==> flow/design.v <==
module SatTruncFP
  #(
    parameter	NB_XI  	= 20,
    parameter	NBF_XI	= 12,
    parameter	NB_XO	= 8,
    parameter	NBF_XO	= 6
    )
   (
    input [(NB_XI)-1:0]  i_data,
    output [(NB_XO)-1:0] o_data
    );
   localparam	NBI_XI	=	NB_XI	-	NBF_XI;
   localparam	NBI_XO	=	NB_XO	-	NBF_XO;
   wire [NB_XO-1:0] 	 aux_Sat;
   wire [NBF_XO-1:0] 	 aux_trunc;
   wire 		 condicion;
   wire [NB_XO-1:0] 	 resultado1;
   wire [NB_XO-1:0] 	 resultado2;
	generate
	   if (NBF_XI >= NBF_XO)
	     begin
		assign	aux_trunc = i_data[(NBF_XI-1):(NBF_XI - NBF_XO)];
	     end
	   else
	     begin
		assign	aux_trunc = {i_data[NBF_XI-1:0],{(NBF_XO - NBF_XI){1'b0}}};
	     end
	   if (NBI_XI > NBI_XO)
	     begin
		assign	condicion		=	(i_data[(NB_XI-2)-:(NBI_XI-NBI_XO)] == {(NBI_XI-NBI_XO){i_data[NB_XI-1]}});
		assign	resultado1		=	{i_data[(NB_XI-1)],{(NB_XO-1){~i_data[(NB_XI-1)]}}};
		assign	resultado2		=	{i_data[(NB_XI-1)],i_data[NBF_XI +:NBI_XO-1],aux_trunc};
		assign	aux_Sat			=	condicion	?	resultado2	:	resultado1;
	     end
	   else
	     begin
		if (NBI_XO == NBI_XI)
                  assign  aux_Sat = {i_data[(NB_XI-1)-:NBI_XI],aux_trunc};
		else
		  assign  aux_Sat	= {{(NBI_XO - NBI_XI){i_data[NB_XI-1]}},i_data[(NB_XI-1)-:NBI_XI],aux_trunc};
	     end
	endgenerate
   assign	o_data=aux_Sat;
endmodule
module filtro_fir
  #(
    parameter WW_INPUT  = 8,
    parameter WW_OUTPUT = 8
    ) 
   (
    input 			  clk,
    input 			  i_en,
    input 			  i_srst,
    input signed [ WW_INPUT-1:0]  i_data,
    output signed [WW_OUTPUT-1:0] o_data
    );
  localparam WW_COEFF = 8;
   reg  signed [WW_INPUT           -1:0] register [14:1];
   wire signed [         WW_COEFF  -1:0] coeff    [14:0];
   wire signed [WW_INPUT+WW_COEFF  -1:0] prod     [14:0];
   wire signed [WW_INPUT+WW_COEFF+1-1:0] sum      [8:1]; 
   wire signed [WW_INPUT+WW_COEFF+2-1:0] sum1     [4:1]; 
   wire signed [WW_INPUT+WW_COEFF+3-1:0] sum2     [2:1]; 
   wire signed [WW_INPUT+WW_COEFF+4-1:0] sum3; 
   reg signed [WW_INPUT+WW_COEFF   -1:0] prod_d   [14:0];
   reg signed [WW_INPUT+WW_COEFF+4 -1:0] sum3_d;
   reg signed [WW_INPUT+WW_COEFF+1 -1:0] sum_d    [8:1];
    assign coeff[ 0] = 8'hFF;
    assign coeff[ 1] = 8'hFF;
    assign coeff[ 2] = 8'hFF;
    assign coeff[ 3] = 8'h00;
    assign coeff[ 4] = 8'h03;
    assign coeff[ 5] = 8'h08;
    assign coeff[ 6] = 8'h0D;
    assign coeff[ 7] = 8'h10;
    assign coeff[ 8] = 8'h0D;
    assign coeff[ 9] = 8'h08;
    assign coeff[10] = 8'h03;
    assign coeff[11] = 8'h00;
    assign coeff[12] = 8'hFF;
    assign coeff[13] = 8'hFF;
    assign coeff[14] = 8'hFF;
  always @(posedge clk) begin
    if (i_srst == 1'b1) begin
      register[ 1] <= {WW_INPUT{1'b0}};
      register[ 2] <= {WW_INPUT{1'b0}};
      register[ 3] <= {WW_INPUT{1'b0}};
      register[ 4] <= {WW_INPUT{1'b0}};
      register[ 5] <= {WW_INPUT{1'b0}};
      register[ 6] <= {WW_INPUT{1'b0}};
      register[ 7] <= {WW_INPUT{1'b0}};
      register[ 8] <= {WW_INPUT{1'b0}};
      register[ 9] <= {WW_INPUT{1'b0}};
      register[10] <= {WW_INPUT{1'b0}};
      register[11] <= {WW_INPUT{1'b0}};
      register[12] <= {WW_INPUT{1'b0}};
      register[13] <= {WW_INPUT{1'b0}};
      register[14] <= {WW_INPUT{1'b0}};
    end else begin
      if (i_en == 1'b1) begin
        register[ 1] <= i_data;
        register[ 2] <= register[ 1];
        register[ 3] <= register[ 2];
        register[ 4] <= register[ 3];
        register[ 5] <= register[ 4];
        register[ 6] <= register[ 5];
        register[ 7] <= register[ 6];
        register[ 8] <= register[ 7];
        register[ 9] <= register[ 8];
        register[10] <= register[ 9];
        register[11] <= register[10];
        register[12] <= register[11];
        register[13] <= register[12];
	    register[14] <= register[13];
      end
    end
  end
  assign prod[ 0] = coeff[ 0] * i_data;
  assign prod[ 1] = coeff[ 1] * register[ 1];
  assign prod[ 2] = coeff[ 2] * register[ 2];
  assign prod[ 3] = coeff[ 3] * register[ 3];
  assign prod[ 4] = coeff[ 4] * register[ 4];
  assign prod[ 5] = coeff[ 5] * register[ 5];
  assign prod[ 6] = coeff[ 6] * register[ 6];
  assign prod[ 7] = coeff[ 7] * register[ 7];
  assign prod[ 8] = coeff[ 8] * register[ 8];
  assign prod[ 9] = coeff[ 9] * register[ 9];
  assign prod[10] = coeff[10] * register[10];
  assign prod[11] = coeff[11] * register[11];
  assign prod[12] = coeff[12] * register[12];
  assign prod[13] = coeff[13] * register[13];
  assign prod[14] = coeff[14] * register[14];
  always@(posedge clk) begin
    prod_d[ 0] <= prod[ 0];
    prod_d[ 1] <= prod[ 1];
    prod_d[ 2] <= prod[ 2];
    prod_d[ 3] <= prod[ 3];
    prod_d[ 4] <= prod[ 4];
    prod_d[ 5] <= prod[ 5];
    prod_d[ 6] <= prod[ 6];
    prod_d[ 7] <= prod[ 7];
    prod_d[ 8] <= prod[ 8];
    prod_d[ 9] <= prod[ 9];
    prod_d[10] <= prod[10];
    prod_d[11] <= prod[11];
    prod_d[12] <= prod[12];
    prod_d[13] <= prod[13];
    prod_d[14] <= prod[14];
  end
  assign sum[ 1] = prod_d[ 0] + prod_d[ 1]; 
  assign sum[ 2] = prod_d[ 2] + prod_d[ 3];
  assign sum[ 3] = prod_d[ 4] + prod_d[ 5];
  assign sum[ 4] = prod_d[ 6] + prod_d[ 7];
  assign sum[ 5] = prod_d[08] + prod_d[ 9];
  assign sum[ 6] = prod_d[10] + prod_d[11];
  assign sum[ 7] = prod_d[12] + prod_d[13];
  assign sum[ 8] = {prod_d[14][WW_INPUT+WW_COEFF-1],prod_d[14]};
  always@(posedge clk) begin
    sum_d[1] <= sum[1];
    sum_d[2] <= sum[2];
    sum_d[3] <= sum[3];
    sum_d[4] <= sum[4];
    sum_d[5] <= sum[5];
    sum_d[6] <= sum[6];
    sum_d[7] <= sum[7];
    sum_d[8] <= sum[8];
  end
  assign sum1[ 1] = sum_d[ 1] + sum_d[ 2]; 
  assign sum1[ 2] = sum_d[ 3] + sum_d[ 4];
  assign sum1[ 3] = sum_d[ 5] + sum_d[ 6];
  assign sum1[ 4] = sum_d[ 7] + sum_d[ 8];
  assign sum2[ 1] = sum1[ 1] + sum1[ 2]; 
  assign sum2[ 2] = sum1[ 3] + sum1[ 4];
  assign sum3 = sum2[ 1] + sum2[ 2]; 
  always@(posedge clk)
    sum3_d <= sum3;
  SatTruncFP
	inst_SatTruncFP_dataB
	(
	  .i_data(	sum3_d	),
	  .o_data(	o_data	)
	);
endmodule
; From RTL to reports: filtro_fir
; Each step is given for the RTL above and for the edited RTL.
; Lines under "orig" count in the file above, lines under "edited" in the edited file.
; "change" is "edited" less "orig", of the values as shown.
; Cell names lack the library's common part.
; A cell with n/a has no value.
[design]
top = filtro_fir
clk_port = clk
cell_library = sky130hd
lib_corner = tt_025C_1v80

; Diff
; Unified diff, file above to edited file.
; The edited RTL no longer does the same as the RTL above: the edit was made by script, with no optimisation intended.
; begin of diff
@@ -4,5 +4,5 @@
     parameter	NBF_XI	= 12,
     parameter	NB_XO	= 8,
-    parameter	NBF_XO	= 6
+    parameter	NBF_XO	= 3
     )
    (
; end of diff

; Word level
; Source: Yosys, flattened and elaborated. Widths are those after wreduce; folded enables and synchronous resets count as part of the registers. Registers that Yosys merges into a memory's read port (data or address) are not register bits. Print and check cells do not count. Equal cells are merged and count once.
[word_totals]
columns = element, orig, edited, change
row1 = register_bits, 428, 428, 0
row2 = out_inout_bits, 8, 8, 0
row3 = elab_cells, 61, 61, 0
[classes]
columns = element, orig, edited, change
row1 = addsub, 18, 18, 0
row2 = mul, 4, 4, 0
row3 = n_eq, 1, 1, 0
row4 = n_mux, 1, 1, 0
row5 = logic, 1, 1, 0
[ops]
columns = op, orig, edited, change
row1 = 6-bit equality test, 1, 0, -1
row2 = 3-bit equality test, 0, 1, 1
; Unchanged operator kinds not shown: 14.

; Depth
; Longest topological path by Yosys (ltp), each cell counted once; first at word level (registers and memories cut), then after technology mapping (sequential cells cut; the memories' decode and read muxes count).
[depth]
columns = element, orig, edited, change
row1 = depth_word, 3, 3, 0
row2 = ABC_AREA, 0, 0, n/a
row3 = ltp_mapped, 16, 16, 0
row4 = depth_no_buf, 16, 15, -1

; Synthesis result
; Yosys stat after the flow's synthesis: flattened, memories mapped to cells. It holds for the ABC_AREA given above (unset counts as 0); a run with the other value may have another netlist.
[by_type]
columns = type, orig, edited, change
row1 = nor2_1, 166, 186, 20
row2 = a21oi_1, 102, 92, -10
row3 = xor2_1, 36, 26, -10
row4 = buf_1, 10, 2, -8
row5 = buf_2, 0, 8, 8
row6 = nand2b_1, 14, 7, -7
row7 = o21a_1, 10, 15, 5
row8 = nor3_1, 19, 23, 4
row9 = a21o_1, 17, 21, 4
row10 = o21bai_1, 12, 8, -4
row11 = nand3b_1, 5, 9, 4
row12 = or3_1, 1, 5, 4
row13 = dfxtp_1, 411, 408, -3
row14 = nand2_1, 44, 47, 3
row15 = o21ai_0, 39, 42, 3
row16 = nor2b_1, 13, 16, 3
row17 = o211ai_1, 8, 5, -3
row18 = a21boi_0, 3, 6, 3
; Unchanged cell types not shown: 12.
; The list need not be complete.
[synth_totals]
columns = element, orig, edited, change
row1 = cell_count, 1818, 1855, 37
row2 = mapped_area_um2, 18939.4, 19094.6, 155.2
row3 = ff_cells, 411, 408, -3
row4 = n_buf, 38, 40, 2
; The figures by module come from a second, unflattened synthesis with its own total; it is not the netlist above.
[hier_totals]
columns = element, orig, edited, change
row1 = cells_unflattened, 1916, 1916, 0
row2 = hier_area_um2, 19656.4, 19673.9, 17.5
; Each row is one instance without its submodules.
[modules_orig]
columns = module, n_inst, cells, area_um2, mod_seq_area_um2
row1 = filtro_fir, 1, 1894, 19451.2, 8348.0
row2 = SatTruncFP, 1, 22, 205.2, 0.0
[modules_edited]
columns = module, n_inst, cells, area_um2, mod_seq_area_um2
row1 = filtro_fir, 1, 1890, 19483.7, 8348.0
row2 = SatTruncFP, 1, 26, 190.2, 0.0

; Timing after synthesis
; Source: OpenSTA report_checks on the synthesized netlist (no wires, ideal clock, input and output delay 20% of the period each), path of least setup slack; recovery checks are left aside. Register names are those of the netlist, which keeps one name where synthesis merged equal registers.
[synth_timing]
columns = element, orig, edited, change
row1 = path_kind, register to register, register to register, n/a
row2 = startpoint, reg sum_d[1][9], reg sum_d[6][10], n/a
row3 = endpoint, reg sum3_d[18], reg sum3_d[16], n/a
row4 = clock_period_ns, 5.5, 5.5, 0.0
row5 = setup_time_ns, 0.095, 0.119, 0.024
row6 = arrival_time_ns, 4.345, 3.930, -0.415
row7 = setup_slack_ns, 1.060, 1.451, 0.391
row8 = delay_ns, 4.440, 4.049, -0.391
row9 = path_stages, 17, 17, 0
row10 = period_less_setup_slack_ns, 4.44, 4.049, -0.391
; "delay_ns" = arrival - input delay + setup time.
; "path_stages": output pins that drive a net of the path, with the launching flip-flop's if there is one; two outputs of one cell count as two.
; "period_less_setup_slack_ns" = period - worst setup slack (recovery checks aside). The figure is calculated, with input and output delays left at 20% of the set period.
; The rows between start and end are the longest chain of elaborated cells between them; the timing report does not say that the signal goes this way. Where chains are equally long, one stands for them.
; A line is the first line of the expression or statement that the cell stems from. Yosys adds cells for indexed reads and writes and turns some case tables into memories.
[synth_between_orig]
cell_sequence = dfxtp_1 > inv_1 > fa_1 > inv_1 > fa_1 > fa_1 > inv_1 > fa_1 > inv_1 > ha_1 > a21oi_1 > o2111ai_1 > a31oi_1 > o41ai_2 > o21ai_1 > or4b_2 > o311ai_1
elab_chain_len = 3
cone_cells = 3
[synth_lines_orig]
columns = element, line_no
row1 = "start, declared", 67  ; reg signed [WW_INPUT+WW_COEFF+1 -1:0] sum_d    [8:1];
row2 = "start, assigned", 159  ; sum_d[1] <= sum[1];
row3 = 17-bit by 16-bit adder with 18-bit output, 168  ; assign sum1[ 1] = sum_d[ 1] + sum_d[ 2];
row4 = 18-bit by 18-bit adder with 19-bit output, 172  ; assign sum2[ 1] = sum1[ 1] + sum1[ 2];
row5 = 19-bit by 19-bit adder with 20-bit output, 174  ; assign sum3 = sum2[ 1] + sum2[ 2];
row6 = "end, assigned", 176  ; sum3_d <= sum3;
row7 = "end, declared", 66  ; reg signed [WW_INPUT+WW_COEFF+4 -1:0] sum3_d;
[synth_between_edited]
cell_sequence = dfxtp_1 > inv_1 > fa_1 > inv_1 > fa_1 > fa_1 > inv_1 > fa_1 > inv_1 > ha_1 > clkbuf_1 > nand2_1 > nor2_1 > a31oi_1 > o21ai_1 > a31oi_1 > xnor2_1
elab_chain_len = 3
cone_cells = 3
[synth_lines_edited]
columns = element, line_no
row1 = "start, declared", 67  ; reg signed [WW_INPUT+WW_COEFF+1 -1:0] sum_d    [8:1];
row2 = "start, assigned", 164  ; sum_d[6] <= sum[6];
row3 = 17-bit by 11-bit adder with 18-bit output, 170  ; assign sum1[ 3] = sum_d[ 5] + sum_d[ 6];
row4 = 18-bit by 18-bit adder with 19-bit output, 173  ; assign sum2[ 2] = sum1[ 3] + sum1[ 4];
row5 = 19-bit by 19-bit adder with 20-bit output, 174  ; assign sum3 = sum2[ 1] + sum2[ 2];
row6 = "end, assigned", 176  ; sum3_d <= sum3;
row7 = "end, declared", 66  ; reg signed [WW_INPUT+WW_COEFF+4 -1:0] sum3_d;

; Path in the finished layout
; From the final timing report of the runs of pair 1: the path of least setup slack in the routed layout; clock arrival at registers is part of the times.
[layout_timing]
columns = element, orig, edited, change
row1 = path_kind, register to register, register to register, n/a
row2 = startpoint, reg sum_d[3][15], reg sum_d[1][3], n/a
row3 = endpoint, reg sum3_d[18], reg sum3_d[12], n/a
row4 = clock_period_ns, 4.81, 4.81, 0.00
row5 = setup_time_ns, 0.10, 0.11, 0.01
row6 = arrival_time_ns, 5.07, 4.72, -0.35
row7 = setup_slack_ns, 0.18, 0.53, 0.35
row8 = path_stages, 17, 16, -1
; The rows between start and end are the longest chain of elaborated cells between them; the timing report does not say that the signal goes this way. Where chains are equally long, one stands for them.
[layout_between_orig]
cell_sequence = dfxtp_1 > inv_2 > fa_1 > inv_1 > fa_1 > fa_1 > inv_1 > fa_1 > inv_1 > ha_2 > nand2_2 > o2111ai_1 > a31oi_2 > o41ai_4 > o21ai_2 > or4b_2 > o311ai_1
elab_chain_len = 3
cone_cells = 3
[layout_lines_orig]
columns = element, line_no
row1 = "start, declared", 67  ; reg signed [WW_INPUT+WW_COEFF+1 -1:0] sum_d    [8:1];
row2 = "start, assigned", 161  ; sum_d[3] <= sum[3];
row3 = 17-bit by 17-bit adder with 18-bit output, 169  ; assign sum1[ 2] = sum_d[ 3] + sum_d[ 4];
row4 = 18-bit by 18-bit adder with 19-bit output, 172  ; assign sum2[ 1] = sum1[ 1] + sum1[ 2];
row5 = 19-bit by 19-bit adder with 20-bit output, 174  ; assign sum3 = sum2[ 1] + sum2[ 2];
row6 = "end, assigned", 176  ; sum3_d <= sum3;
row7 = "end, declared", 66  ; reg signed [WW_INPUT+WW_COEFF+4 -1:0] sum3_d;
[layout_between_edited]
cell_sequence = dfxtp_1 > inv_1 > fa_1 > inv_1 > fa_1 > fa_1 > inv_1 > fa_1 > inv_1 > ha_1 > nand2b_1 > o211a_1 > o31a_1 > a21oi_1 > a21oi_1 > xnor2_1
elab_chain_len = 3
cone_cells = 3
[layout_lines_edited]
columns = element, line_no
row1 = "start, declared", 67  ; reg signed [WW_INPUT+WW_COEFF+1 -1:0] sum_d    [8:1];
row2 = "start, assigned", 159  ; sum_d[1] <= sum[1];
row3 = 17-bit by 16-bit adder with 18-bit output, 168  ; assign sum1[ 1] = sum_d[ 1] + sum_d[ 2];
row4 = 18-bit by 18-bit adder with 19-bit output, 172  ; assign sum2[ 1] = sum1[ 1] + sum1[ 2];
row5 = 19-bit by 19-bit adder with 20-bit output, 174  ; assign sum3 = sum2[ 1] + sum2[ 2];
row6 = "end, assigned", 176  ; sum3_d <= sum3;
row7 = "end, declared", 66  ; reg signed [WW_INPUT+WW_COEFF+4 -1:0] sum3_d;

; Measured runs
; Both versions went through the flow (Yosys, OpenROAD) with the same settings in each pair. Constraints: input delay and output delay 20% of the set period each, output load 0.01 pF.
[settings_pair_1]
CORE_UTILIZATION = 40
period_ns = 4.81
CAP_MARGIN = 20
CORE_MARGIN = 2
SLEW_MARGIN = 20
[measured_pair_1]
columns = element, orig, edited, change
row1 = post_synth_area_um2, 18939.4, 19094.6, 155.2
row2 = die_um2, 49104.3, 49499.6, 395.3
row3 = utilization_pct, 45.9, 45.1, -0.8
row4 = setup_worst_slack_ns, 0.178, 0.526, 0.348
row5 = final_setup_tns_ns, 0.000, 0.000, 0.000
row6 = timing.hold.ws_ns, 0.323, 0.317, -0.006
row7 = period_less_ws_ns, 4.632, 4.284, -0.348
[settings_pair_2]
ABC_AREA = 0
CELL_PAD_IN_SITES_DETAIL_PLACEMENT = 0
CORE_ASPECT_RATIO = 1.19
CORE_MARGIN = 4
CORE_UTILIZATION = 20
GPL_ROUTABILITY_DRIVEN = 1
GPL_TIMING_DRIVEN = 0
period_ns = 5.98
CAP_MARGIN = 20
SLEW_MARGIN = 20
[measured_pair_2]
columns = element, orig, edited, change
row1 = post_synth_area_um2, 18939.4, 19094.6, 155.2
row2 = die_um2, 99702.8, 100498.0, 795.2
row3 = utilization_pct, 23.4, 23.4, 0.0
row4 = setup_worst_slack_ns, 1.177, 1.360, 0.183
row5 = final_setup_tns_ns, 0.000, 0.000, 0.000
row6 = timing.hold.ws_ns, 0.324, 0.317, -0.007
row7 = period_less_ws_ns, 4.803, 4.620, -0.183
; "period_less_ws_ns" means the clock period less the worst setup slack. The figure is calculated, with input and output delays left at 20% of the set period.
